==> flow/design.v <==
module input_buffer #(parameter DATA_WIDTH = 8, parameter SIZE = 64)(
    input logic clk,
    input logic rst,
    input logic write_en,
    input logic [DATA_WIDTH-1:0] data_in,
    output logic [DATA_WIDTH-1:0] data_out,
    input logic [$clog2(SIZE)-1:0] read_addr,
    input logic [$clog2(SIZE)-1:0] write_addr
);
    logic [DATA_WIDTH-1:0] buffer [0:SIZE-1];
    always_ff @(posedge clk or posedge rst) begin
        if (rst)
            for (int i = 0; i < SIZE; i++) buffer[i] <= 0;
        else if (write_en)
            buffer[write_addr] <= data_in;
    end
    assign data_out = buffer[read_addr];
endmodule
module weight_buffer #(parameter DATA_WIDTH = 8, parameter SIZE = 9)(
    input logic clk,
    input logic rst,
    input logic write_en,
    input logic [DATA_WIDTH-1:0] data_in,
    input logic [$clog2(SIZE)-1:0] write_addr,
    output logic [SIZE*DATA_WIDTH-1:0] weights
);
    logic [DATA_WIDTH-1:0] buffer [0:SIZE-1];
    always_ff @(posedge clk or posedge rst) begin
        if (rst)
            for (int i = 0; i < SIZE; i++) buffer[i] <= 0;
        else if (write_en)
            buffer[write_addr] <= data_in;
    end
    for (genvar g = 0; g < SIZE; g++) begin : g_out
        assign weights[g*DATA_WIDTH +: DATA_WIDTH] = buffer[g];
    end
endmodule
module conv2d_core #(parameter DATA_WIDTH = 8)(
    input logic clk,
    input logic rst,
    input logic [9*DATA_WIDTH-1:0] input_window,
    input logic [9*DATA_WIDTH-1:0] weights,
    output logic signed [2*DATA_WIDTH-1:0] conv_out
);
    logic signed [2*DATA_WIDTH-1:0] acc, acc_next;
    always_comb begin
        acc_next = 0;
        for (int i = 0; i < 9; i++) begin
            acc_next += $signed(input_window[i*DATA_WIDTH +: DATA_WIDTH]) * $signed(weights[i*DATA_WIDTH +: DATA_WIDTH]);
        end
    end
    always_ff @(posedge clk or posedge rst) begin
        if (rst)
            acc <= 0;
        else
            acc <= acc_next;
    end
    assign conv_out = acc;
endmodule
module relu #(parameter DATA_WIDTH = 16)(
    input logic signed [DATA_WIDTH-1:0] in,
    output logic signed [DATA_WIDTH-1:0] out
);
    assign out = (in > 0) ? in : 0;
endmodule
module max_pool #(parameter DATA_WIDTH = 8)(
    input logic [DATA_WIDTH-1:0] in0, in1, in2, in3,
    output logic [DATA_WIDTH-1:0] out
);
    assign out = (in0 > in1) ? (in0 > in2 ? (in0 > in3 ? in0 : in3) : (in2 > in3 ? in2 : in3)) :
                              (in1 > in2 ? (in1 > in3 ? in1 : in3) : (in2 > in3 ? in2 : in3));
endmodule
module cnn_accel (
    input  logic        clk,
    input  logic        rst,
    input  logic        wr_en,
    input  logic        wr_sel,      
    input  logic [5:0]  wr_addr,
    input  logic [7:0]  wr_data,
    input  logic        start,
    output logic        ready,
    output logic        out_valid,
    output logic [15:0] out_data
);
    typedef enum logic [1:0] {S_IDLE, S_READ, S_CONV, S_POOL} state_t;
    state_t state;
    logic [3:0] k;           
    logic [1:0] s;           
    logic [1:0] py, px;      
    logic [7:0]  pix;
    logic [5:0]  rd_addr;
    logic [71:0] weights;
    logic [7:0]  win [0:8];
    logic [71:0] win_flat;
    logic signed [15:0] conv_out, relu_out;
    logic [15:0] pool_r [0:3];
    logic [15:0] pool_out;
    logic        out_valid_r;
    assign ready = (state == S_IDLE);
    input_buffer #(.DATA_WIDTH(8), .SIZE(64)) u_ibuf (
        .clk(clk), .rst(rst),
        .write_en(wr_en & ~wr_sel & ready),
        .data_in(wr_data),
        .data_out(pix),
        .read_addr(rd_addr),
        .write_addr(wr_addr)
    );
    weight_buffer #(.DATA_WIDTH(8), .SIZE(9)) u_wbuf (
        .clk(clk), .rst(rst),
        .write_en(wr_en & wr_sel & ready),
        .data_in(wr_data),
        .write_addr(wr_addr[3:0]),
        .weights(weights)
    );
    conv2d_core #(.DATA_WIDTH(8)) u_conv (
        .clk(clk), .rst(rst),
        .input_window(win_flat),
        .weights(weights),
        .conv_out(conv_out)
    );
    for (genvar g = 0; g < 9; g++) begin : g_win
        assign win_flat[g*8 +: 8] = win[g];
    end
    relu #(.DATA_WIDTH(16)) u_relu (.in(conv_out), .out(relu_out));
    max_pool #(.DATA_WIDTH(16)) u_pool (
        .in0(pool_r[0]), .in1(pool_r[1]), .in2(pool_r[2]), .in3(pool_r[3]),
        .out(pool_out)
    );
    logic [1:0] ky, kx;
    always_comb begin
        case (k)
            4'd0: begin ky = 2'd0; kx = 2'd0; end
            4'd1: begin ky = 2'd0; kx = 2'd1; end
            4'd2: begin ky = 2'd0; kx = 2'd2; end
            4'd3: begin ky = 2'd1; kx = 2'd0; end
            4'd4: begin ky = 2'd1; kx = 2'd1; end
            4'd5: begin ky = 2'd1; kx = 2'd2; end
            4'd6: begin ky = 2'd2; kx = 2'd0; end
            4'd7: begin ky = 2'd2; kx = 2'd1; end
            default: begin ky = 2'd2; kx = 2'd2; end
        endcase
    end
    logic [2:0] row, col;
    assign row = {py, 1'b0} + {2'b00, s[1]} + {1'b0, ky};
    assign col = {px, 1'b0} + {2'b00, s[0]} + {1'b0, kx};
    assign rd_addr = {row, col};
    always_ff @(posedge clk or posedge rst) begin
        if (rst) begin
            state       <= S_IDLE;
            k           <= 4'd0;
            s           <= 2'd0;
            py          <= 2'd0;
            px          <= 2'd0;
            out_valid_r <= 1'b0;
            for (int i = 0; i < 9; i++) win[i] <= 8'd0;
            for (int i = 0; i < 4; i++) pool_r[i] <= 16'd0;
        end else begin
            out_valid_r <= 1'b0;
            case (state)
                S_IDLE: begin
                    if (start) begin
                        state <= S_READ;
                        k  <= 4'd0;
                        s  <= 2'd0;
                        py <= 2'd0;
                        px <= 2'd0;
                    end
                end
                S_READ: begin
                    win[k] <= pix;
                    if (k == 4'd8) state <= S_CONV;
                    else k <= k + 4'd1;
                end
                S_CONV: begin
                    state <= S_POOL;
                end
                S_POOL: begin
                    pool_r[s] <= relu_out;
                    k <= 4'd0;
                    if (s == 2'd3) begin
                        out_valid_r <= 1'b1;
                        s <= 2'd0;
                        if (px == 2'd2) begin
                            px <= 2'd0;
                            if (py == 2'd2) begin
                                py <= 2'd0;
                                state <= S_IDLE;
                            end else begin
                                py <= py + 2'd1;
                                state <= S_READ;
                            end
                        end else begin
                            px <= px + 2'd1;
                            state <= S_READ;
                        end
                    end else begin
                        s <= s + 2'd1;
                        state <= S_READ;
                    end
                end
                default: state <= S_IDLE;
            endcase
        end
    end
    assign out_valid = out_valid_r;
    assign out_data  = pool_out;
endmodule
Step by step through the tools: cnn_accel
Tool output for the design above, in the order of the flow.
Line numbers count from 1 in the design file above.
Library cell names are shortened.
{"block": "design", "design": "cnn_accel", "clock": "clk", "cell_library": "sky130hd", "pvt_corner": "tt_025C_1v80"}

After elaboration
Source: Yosys, flattened and elaborated. Widths are those after wreduce. Registers that Yosys merges into a memory's read port (data or address) are not register bits. Print and check cells do not count. Equal cells are merged and count once.
Memory sizes are those after Yosys's memory passes, which may raise the word count (mostly to a power of two), join words into wider ones and drop unused or constant bits.
{"block": "word_totals", "rom_bits": 32, "ramBits": 0, "input_bits": 19, "latch_bits": 0, "memories": 1, "word_cells": 416, "clocked_rd_ports_x_width": 0, "regBits": 749}
{"block": "mem_list", "name": "(name not given)", "words": 8, "width": 4, "read_ports": 1, "wr": 0, "line": 131, "rtl": "case (k)"}
{"block": "op_classes", "shift": 0, "addsub": 16, "eq_ne": 155, "cmp": 7, "muxes": 30, "n_reduce_logical": 100, "n_div": 0, "n_logic": 5, "multipliers": 9}
{"block": "ops", "op": "multiplier 8 x 8 -> 16 bit", "count": 9}
{"block": "ops", "op": "case mux 8 bit (select 64 bit)", "count": 1}
{"block": "ops", "op": "== test 6 bit (second input constant)", "count": 64}
{"block": "ops", "op": "== test 6 x 5 -> 1 bit (second input constant)", "count": 32}
{"block": "ops", "op": "AND reduction 2 bit", "count": 87}
{"block": "ops", "op": "adder 16 bit", "count": 8}
{"block": "ops", "op": "two-way mux 16 bit", "count": 7}
{"block": "ops", "op": "> comparator 16 bit", "count": 6}
{"block": "ops", "op": "== test 6 x 4 -> 1 bit (second input constant)", "count": 16}
{"block": "ops", "op": "== test 6 x 3 -> 1 bit (second input constant)", "count": 8}
{"block": "ops", "op": "== test 4 x 3 -> 1 bit (second input constant)", "count": 8}
{"block": "ops", "op": "== test 6 x 2 -> 1 bit (second input constant)", "count": 4}
{"block": "ops", "op": "two-way mux 2 bit", "count": 9}
{"block": "ops", "op": "> comparator 16 x 1 -> 1 bit (second input constant)", "count": 1}
{"block": "ops", "op": "== test 4 x 2 -> 1 bit (second input constant)", "count": 4}
{"block": "ops", "op": "== test 2 bit (second input constant)", "count": 6}
{"block": "ops", "op": "== test 6 x 1 -> 1 bit (second input constant)", "count": 2}
{"block": "ops", "op": "logical NOT 6 bit", "count": 2}
{"block": "ops", "op": "case mux 4 bit (select 3 bit)", "count": 1}
{"block": "ops", "op": "case mux 2 bit (select 2 bit)", "count": 3}
{"block": "ops", "op": "two-way mux 4 bit", "count": 3}
{"block": "ops", "op": "!= test 2 bit (second input constant)", "count": 5}
{"block": "ops", "op": "AND reduction 3 bit", "count": 3}
{"block": "ops", "op": "== test 4 x 1 -> 1 bit (second input constant)", "count": 2}
{"block": "ops", "op": "== test 4 bit (second input constant)", "count": 2}
{"block": "ops", "op": "logical NOT 4 bit", "count": 2}
{"block": "ops", "op": "case mux 2 bit (select 4 bit)", "count": 1}
{"block": "ops", "op": "adder 2 x 1 -> 2 bit (second input constant)", "count": 3}
Not listed: further kinds 12, cells in them 23.

Longest topological paths
Longest topological path by Yosys (ltp), each cell counted once; first at word level (registers and memories cut), then after technology mapping (sequential cells cut; the memories' decode and read muxes count).
{"block": "depth", "depth_word": 9, "ABC_AREA": 0, "mapped_depth": 29}

After synthesis
The flow's flattened synthesis, as Yosys stat reports it; memories are mapped. The netlist is that of the ABC_AREA named above (0 if unset); the other value can give another one.
The area totals of this step are shown rounded.
{"block": "types", "cell": "dfrtp_1", "count": 750, "type_area_um2": 18768}
{"block": "types", "cell": "fa_1", "count": 691, "type_area_um2": 1.38E+04}
{"block": "types", "cell": "mux2_2", "count": 602, "type_area_um2": 6.78E+03}
{"block": "types", "cell": "ha_1", "count": 290, "type_area_um2": 3628.48}
{"block": "types", "cell": "inv_1", "count": 836, "type_area_um2": 3138.01}
{"block": "types", "cell": "and2_1", "count": 335, "type_area_um2": 2095.76}
{"block": "types", "cell": "nand2_1", "count": 457, "type_area_um2": 1.72E+03}
{"block": "types", "cell": "o21ai_0", "count": 166, "type_area_um2": 830.797}
{"block": "types", "cell": "xnor2_1", "count": 77, "type_area_um2": 674.397}
{"block": "types", "cell": "clkbuf_1", "count": 154, "type_area_um2": 578.054}
{"block": "types", "cell": "a22oi_1", "count": 66, "type_area_um2": 495.475}
{"block": "types", "cell": "nand3_1", "count": 82, "type_area_um2": 410.394}
{"block": "types", "cell": "nor2_1", "count": 109, "type_area_um2": 409.142}
{"block": "types", "cell": "a221oi_1", "count": 45, "type_area_um2": 394.128}
{"block": "types", "cell": "nand2b_1", "count": 55, "type_area_um2": 344.08}
{"block": "types", "cell": "a21oi_1", "count": 61, "type_area_um2": 305.293}
{"block": "types", "cell": "nor2b_1", "count": 45, "type_area_um2": 281.52}
{"block": "types", "cell": "mux4_2", "count": 11, "type_area_um2": 247.738}
Not listed: further types 66, cells in them 476.
{"block": "mapped", "stdcells": 5308, "synth_area_mm2": 0.059, "flip_flops": 751}
The figures by module come from a second, unflattened synthesis with its own total; it is not the netlist above.
{"block": "hier_totals", "hier_cells": 5151, "hier_area_mm2": 0.059}
Rows give one instance, submodules left out.
{"block": "by_module", "mod": "conv2d_core (DATA_WIDTH=8)", "instances": 1, "area_mm2": 0.024, "mod_seq_area_mm2": 0.0004, "n_cells": 2394}
{"block": "by_module", "mod": "input_buffer", "instances": 1, "area_mm2": 0.023, "mod_seq_area_mm2": 0.013, "n_cells": 1752}
{"block": "by_module", "mod": "cnn_accel", "instances": 1, "area_mm2": 0.0062, "mod_seq_area_mm2": 0.0038, "n_cells": 405}
{"block": "by_module", "mod": "max_pool (DATA_WIDTH=16)", "instances": 1, "area_mm2": 0.003, "mod_seq_area_mm2": 0, "n_cells": 420}
{"block": "by_module", "mod": "weight_buffer", "instances": 1, "area_mm2": 0.0028, "mod_seq_area_mm2": 0.0018, "n_cells": 162}
{"block": "by_module", "mod": "relu (DATA_WIDTH=16)", "instances": 1, "area_mm2": 0.00014, "mod_seq_area_mm2": 0, "n_cells": 18}

Worst setup path after synthesis
Path of least setup slack by OpenSTA after synthesis, without wires, with an ideal clock, recovery checks aside; 20% of the period is set as input and as output delay. Where synthesis merged equal registers, the netlist keeps one of their names.
{"block": "synth_timing", "kind": "flip-flop to flip-flop", "from": "register win[7][7]", "to": "register u_conv.acc[15]", "path_delay_ns": 7.451, "t_arrival_ns": 7.371, "path_stages": 25, "path_slack_ns": 2.549, "setup_ns": 0.080, "required_ns": 9.920, "n_path_buf": 1, "t_first_pin_ns": 0.000, "period_ns": 10.0, "synth_period_reached_ns": 7.451}
"path_delay_ns" is the arrival time less input delay plus setup time.
"path_stages" counts driving pins, that of a launching flip-flop among them; a cell with two outputs on the path counts twice.
"synth_period_reached_ns" is the clock period less the worst setup slack; recovery checks do not enter. This is arithmetic on one report: input and output delays are still those of the set period (20% each).
Between the ends stands the longest chain of elaborated cells between them, by number of cells; it is not shown to be the way that was timed. Of several equally long chains one is given.
Each line given opens the expression or statement behind the cell; cells for indexed reads and writes are added by Yosys, which also makes memories of some case tables.
{"block": "synth_via", "path_cell_list": "dfrtp_1 clkbuf_1 and2_1 inv_1 fa_1 inv_1 fa_1 fa_1 fa_1 fa_1 inv_1 fa_1 fa_1 inv_1 fa_1 fa_1 inv_1 fa_1 inv_1 ha_1 and2_1 o41ai_1 o21ai_0 o41ai_1 xnor2_1", "elab_chain_len": 3}
{"block": "synth_lines", "element": "start: declaration", "line": 93, "rtl": "logic [7:0]  win [0:8];"}
{"block": "synth_lines", "element": "start: assignment", "line": 155, "rtl": "for (int i = 0; i < 9; i++) win[i] <= 8'd0;"}
{"block": "synth_lines", "element": "start: assignment", "line": 170, "rtl": "win[k] <= pix;"}
{"block": "synth_lines", "element": "multiplier 8 x 8 -> 16 bit", "line": 49, "rtl": "acc_next += $signed(input_window[i*DATA_WIDTH +: DATA_WIDTH]) * $signed(weights[i*DATA_WIDTH +: DATA_WIDTH]);"}
{"block": "synth_lines", "element": "adder 16 bit x2", "line": 49}
{"block": "synth_lines", "element": "end: assignment", "line": 54, "rtl": "acc <= 0;"}
{"block": "synth_lines", "element": "end: assignment", "line": 56, "rtl": "acc <= acc_next;"}
{"block": "synth_lines", "element": "end: declaration", "line": 45, "rtl": "logic signed [2*DATA_WIDTH-1:0] acc, acc_next;"}

Worst path after layout
From the final timing report of run 1: the path of least setup slack in the routed layout; clock arrival at registers is part of the times.
{"block": "layout_timing", "kind": "flip-flop to flip-flop", "from": "register win[8][7]", "to": "register u_conv.acc[15]", "setup_ns": 0.16, "required_ns": 13.02, "n_path_buf": 0, "t_arrival_ns": 9.09, "path_stages": 24, "path_slack_ns": 3.93, "t_first_pin_ns": 0.71, "period_ns": 12.5}
Between the ends stands the longest chain of elaborated cells between them, by number of cells; it is not shown to be the way that was timed. Of several equally long chains one is given.
{"block": "layout_via", "path_cell_list": "dfrtp_1 nand2_1 fa_1 fa_1 fa_1 fa_1 inv_1 fa_1 inv_1 fa_1 inv_1 fa_1 inv_1 fa_1 fa_1 fa_1 xnor2_1 xnor2_1 xnor2_1 xnor2_1 xnor2_1 xnor2_1 xnor2_1 xnor2_1", "elab_chain_len": 2}
{"block": "layout_lines", "element": "start: declaration", "line": 93, "rtl": "logic [7:0]  win [0:8];"}
{"block": "layout_lines", "element": "start: assignment", "line": 155, "rtl": "for (int i = 0; i < 9; i++) win[i] <= 8'd0;"}
{"block": "layout_lines", "element": "start: assignment", "line": 170, "rtl": "win[k] <= pix;"}
{"block": "layout_lines", "element": "multiplier 8 x 8 -> 16 bit", "line": 49, "rtl": "acc_next += $signed(input_window[i*DATA_WIDTH +: DATA_WIDTH]) * $signed(weights[i*DATA_WIDTH +: DATA_WIDTH]);"}
{"block": "layout_lines", "element": "adder 16 bit", "line": 49}
{"block": "layout_lines", "element": "end: assignment", "line": 54, "rtl": "acc <= 0;"}
{"block": "layout_lines", "element": "end: assignment", "line": 56, "rtl": "acc <= acc_next;"}
{"block": "layout_lines", "element": "end: declaration", "line": 45, "rtl": "logic signed [2*DATA_WIDTH-1:0] acc, acc_next;"}

Add stored flow runs of cnn_accel

Measured results for cnn_accel: 4 stored runs of the Yosys and OpenROAD flow on sky130hd. The settings differ; the order carries no meaning. The constraints put input and output delay at 20% of the set period each and load the outputs with 0.01 pF.
By "clock_period_reached_ns" is meant the clock period of the run minus its worst setup slack. This is arithmetic on one report: input and output delays are still those of the set period (20% each).
"worst_path_ns" is the time allowed to the run's worst setup path (the clock period less input and output delay, where it has them) less its slack. Clock arrival times count: a late capture clock shortens it, a late launch clock lengthens it.
"totalPower_mw" rests on the timing tool's default activity at the inputs, not on a simulated workload.
Measured values are rounded.

{"run": "run 1", "settings": { "CORE_MARGIN": 4, "CORE_UTILIZATION": 39, "GPL_TIMING_DRIVEN": 0, "PLACE_DENSITY_LB_ADDON": 0.19, "SETUP_SLACK_MARGIN": 2.38, "TNS_END_PERCENT": 50, "period_ns": 12.5, "CAP_MARGIN": 20, "SLEW_MARGIN": 20 }, "results": { "timing.setup.tns_ns": 0.000, "layout_utilization_pct": 44, "holdWs_ns": 0.35, "clock_period_reached_ns": 8.568, "synth_chip_area_mm2": 0.059, "totalPower_mw": 12, "dieArea_mm2": 0.16, "fin_ws_ns": 3.9, "worst_path_ns": 8.57, "critical_path_kind": "flip-flop to flip-flop", "finish.stdcell_area_mm2": 0.065 }}
{"run": "run 2", "settings": { "CAP_MARGIN": 5, "CORE_UTILIZATION": 40, "GPL_ROUTABILITY_DRIVEN": 0, "period_ns": 10.0, "CORE_MARGIN": 2, "SLEW_MARGIN": 20 }, "results": { "timing.setup.tns_ns": 0.000, "layout_utilization_pct": 44, "holdWs_ns": 0.36, "clock_period_reached_ns": 8.132, "synth_chip_area_mm2": 0.059, "totalPower_mw": 14, "dieArea_mm2": 0.15, "fin_ws_ns": 1.9, "worst_path_ns": 8.13, "critical_path_kind": "flip-flop to flip-flop", "finish.stdcell_area_mm2": 0.064 }}
{"run": "run 3", "settings": { "CAP_MARGIN": 25, "CELL_PAD_IN_SITES_GLOBAL_PLACEMENT": 3, "CORE_MARGIN": 7, "CORE_UTILIZATION": 39, "GPL_ROUTABILITY_DRIVEN": 0, "GPL_TIMING_DRIVEN": 1, "MAX_ROUTING_LAYER": "met4", "MIN_ROUTING_LAYER": "met1", "PLACE_DENSITY_LB_ADDON": 0.22, "SETUP_SLACK_MARGIN": 0.17, "SLEW_MARGIN": 15, "TNS_END_PERCENT": 65, "period_ns": 6.95 }, "results": { "timing.setup.tns_ns": -3.7, "layout_utilization_pct": 46, "holdWs_ns": 0.36, "clock_period_reached_ns": 7.682, "synth_chip_area_mm2": 0.059, "totalPower_mw": 23, "dieArea_mm2": 0.16, "fin_ws_ns": -0.73, "worst_path_ns": 7.68, "critical_path_kind": "flip-flop to flip-flop", "finish.stdcell_area_mm2": 0.069 }}
{"run": "run 4", "settings": { "CORE_MARGIN": 4, "CORE_UTILIZATION": 39, "GPL_ROUTABILITY_DRIVEN": 0, "GPL_TIMING_DRIVEN": 1, "PLACE_DENSITY_LB_ADDON": 0.19, "SETUP_SLACK_MARGIN": 2.38, "SLEW_MARGIN": 15, "TNS_END_PERCENT": 50, "period_ns": 12.5, "CAP_MARGIN": 20 }, "results": { "timing.setup.tns_ns": 0.000, "layout_utilization_pct": 43, "holdWs_ns": 0.36, "clock_period_reached_ns": 8.082, "synth_chip_area_mm2": 0.059, "totalPower_mw": 12, "dieArea_mm2": 0.16, "fin_ws_ns": 4.4, "worst_path_ns": 8.08, "critical_path_kind": "flip-flop to flip-flop", "finish.stdcell_area_mm2": 0.064 }}
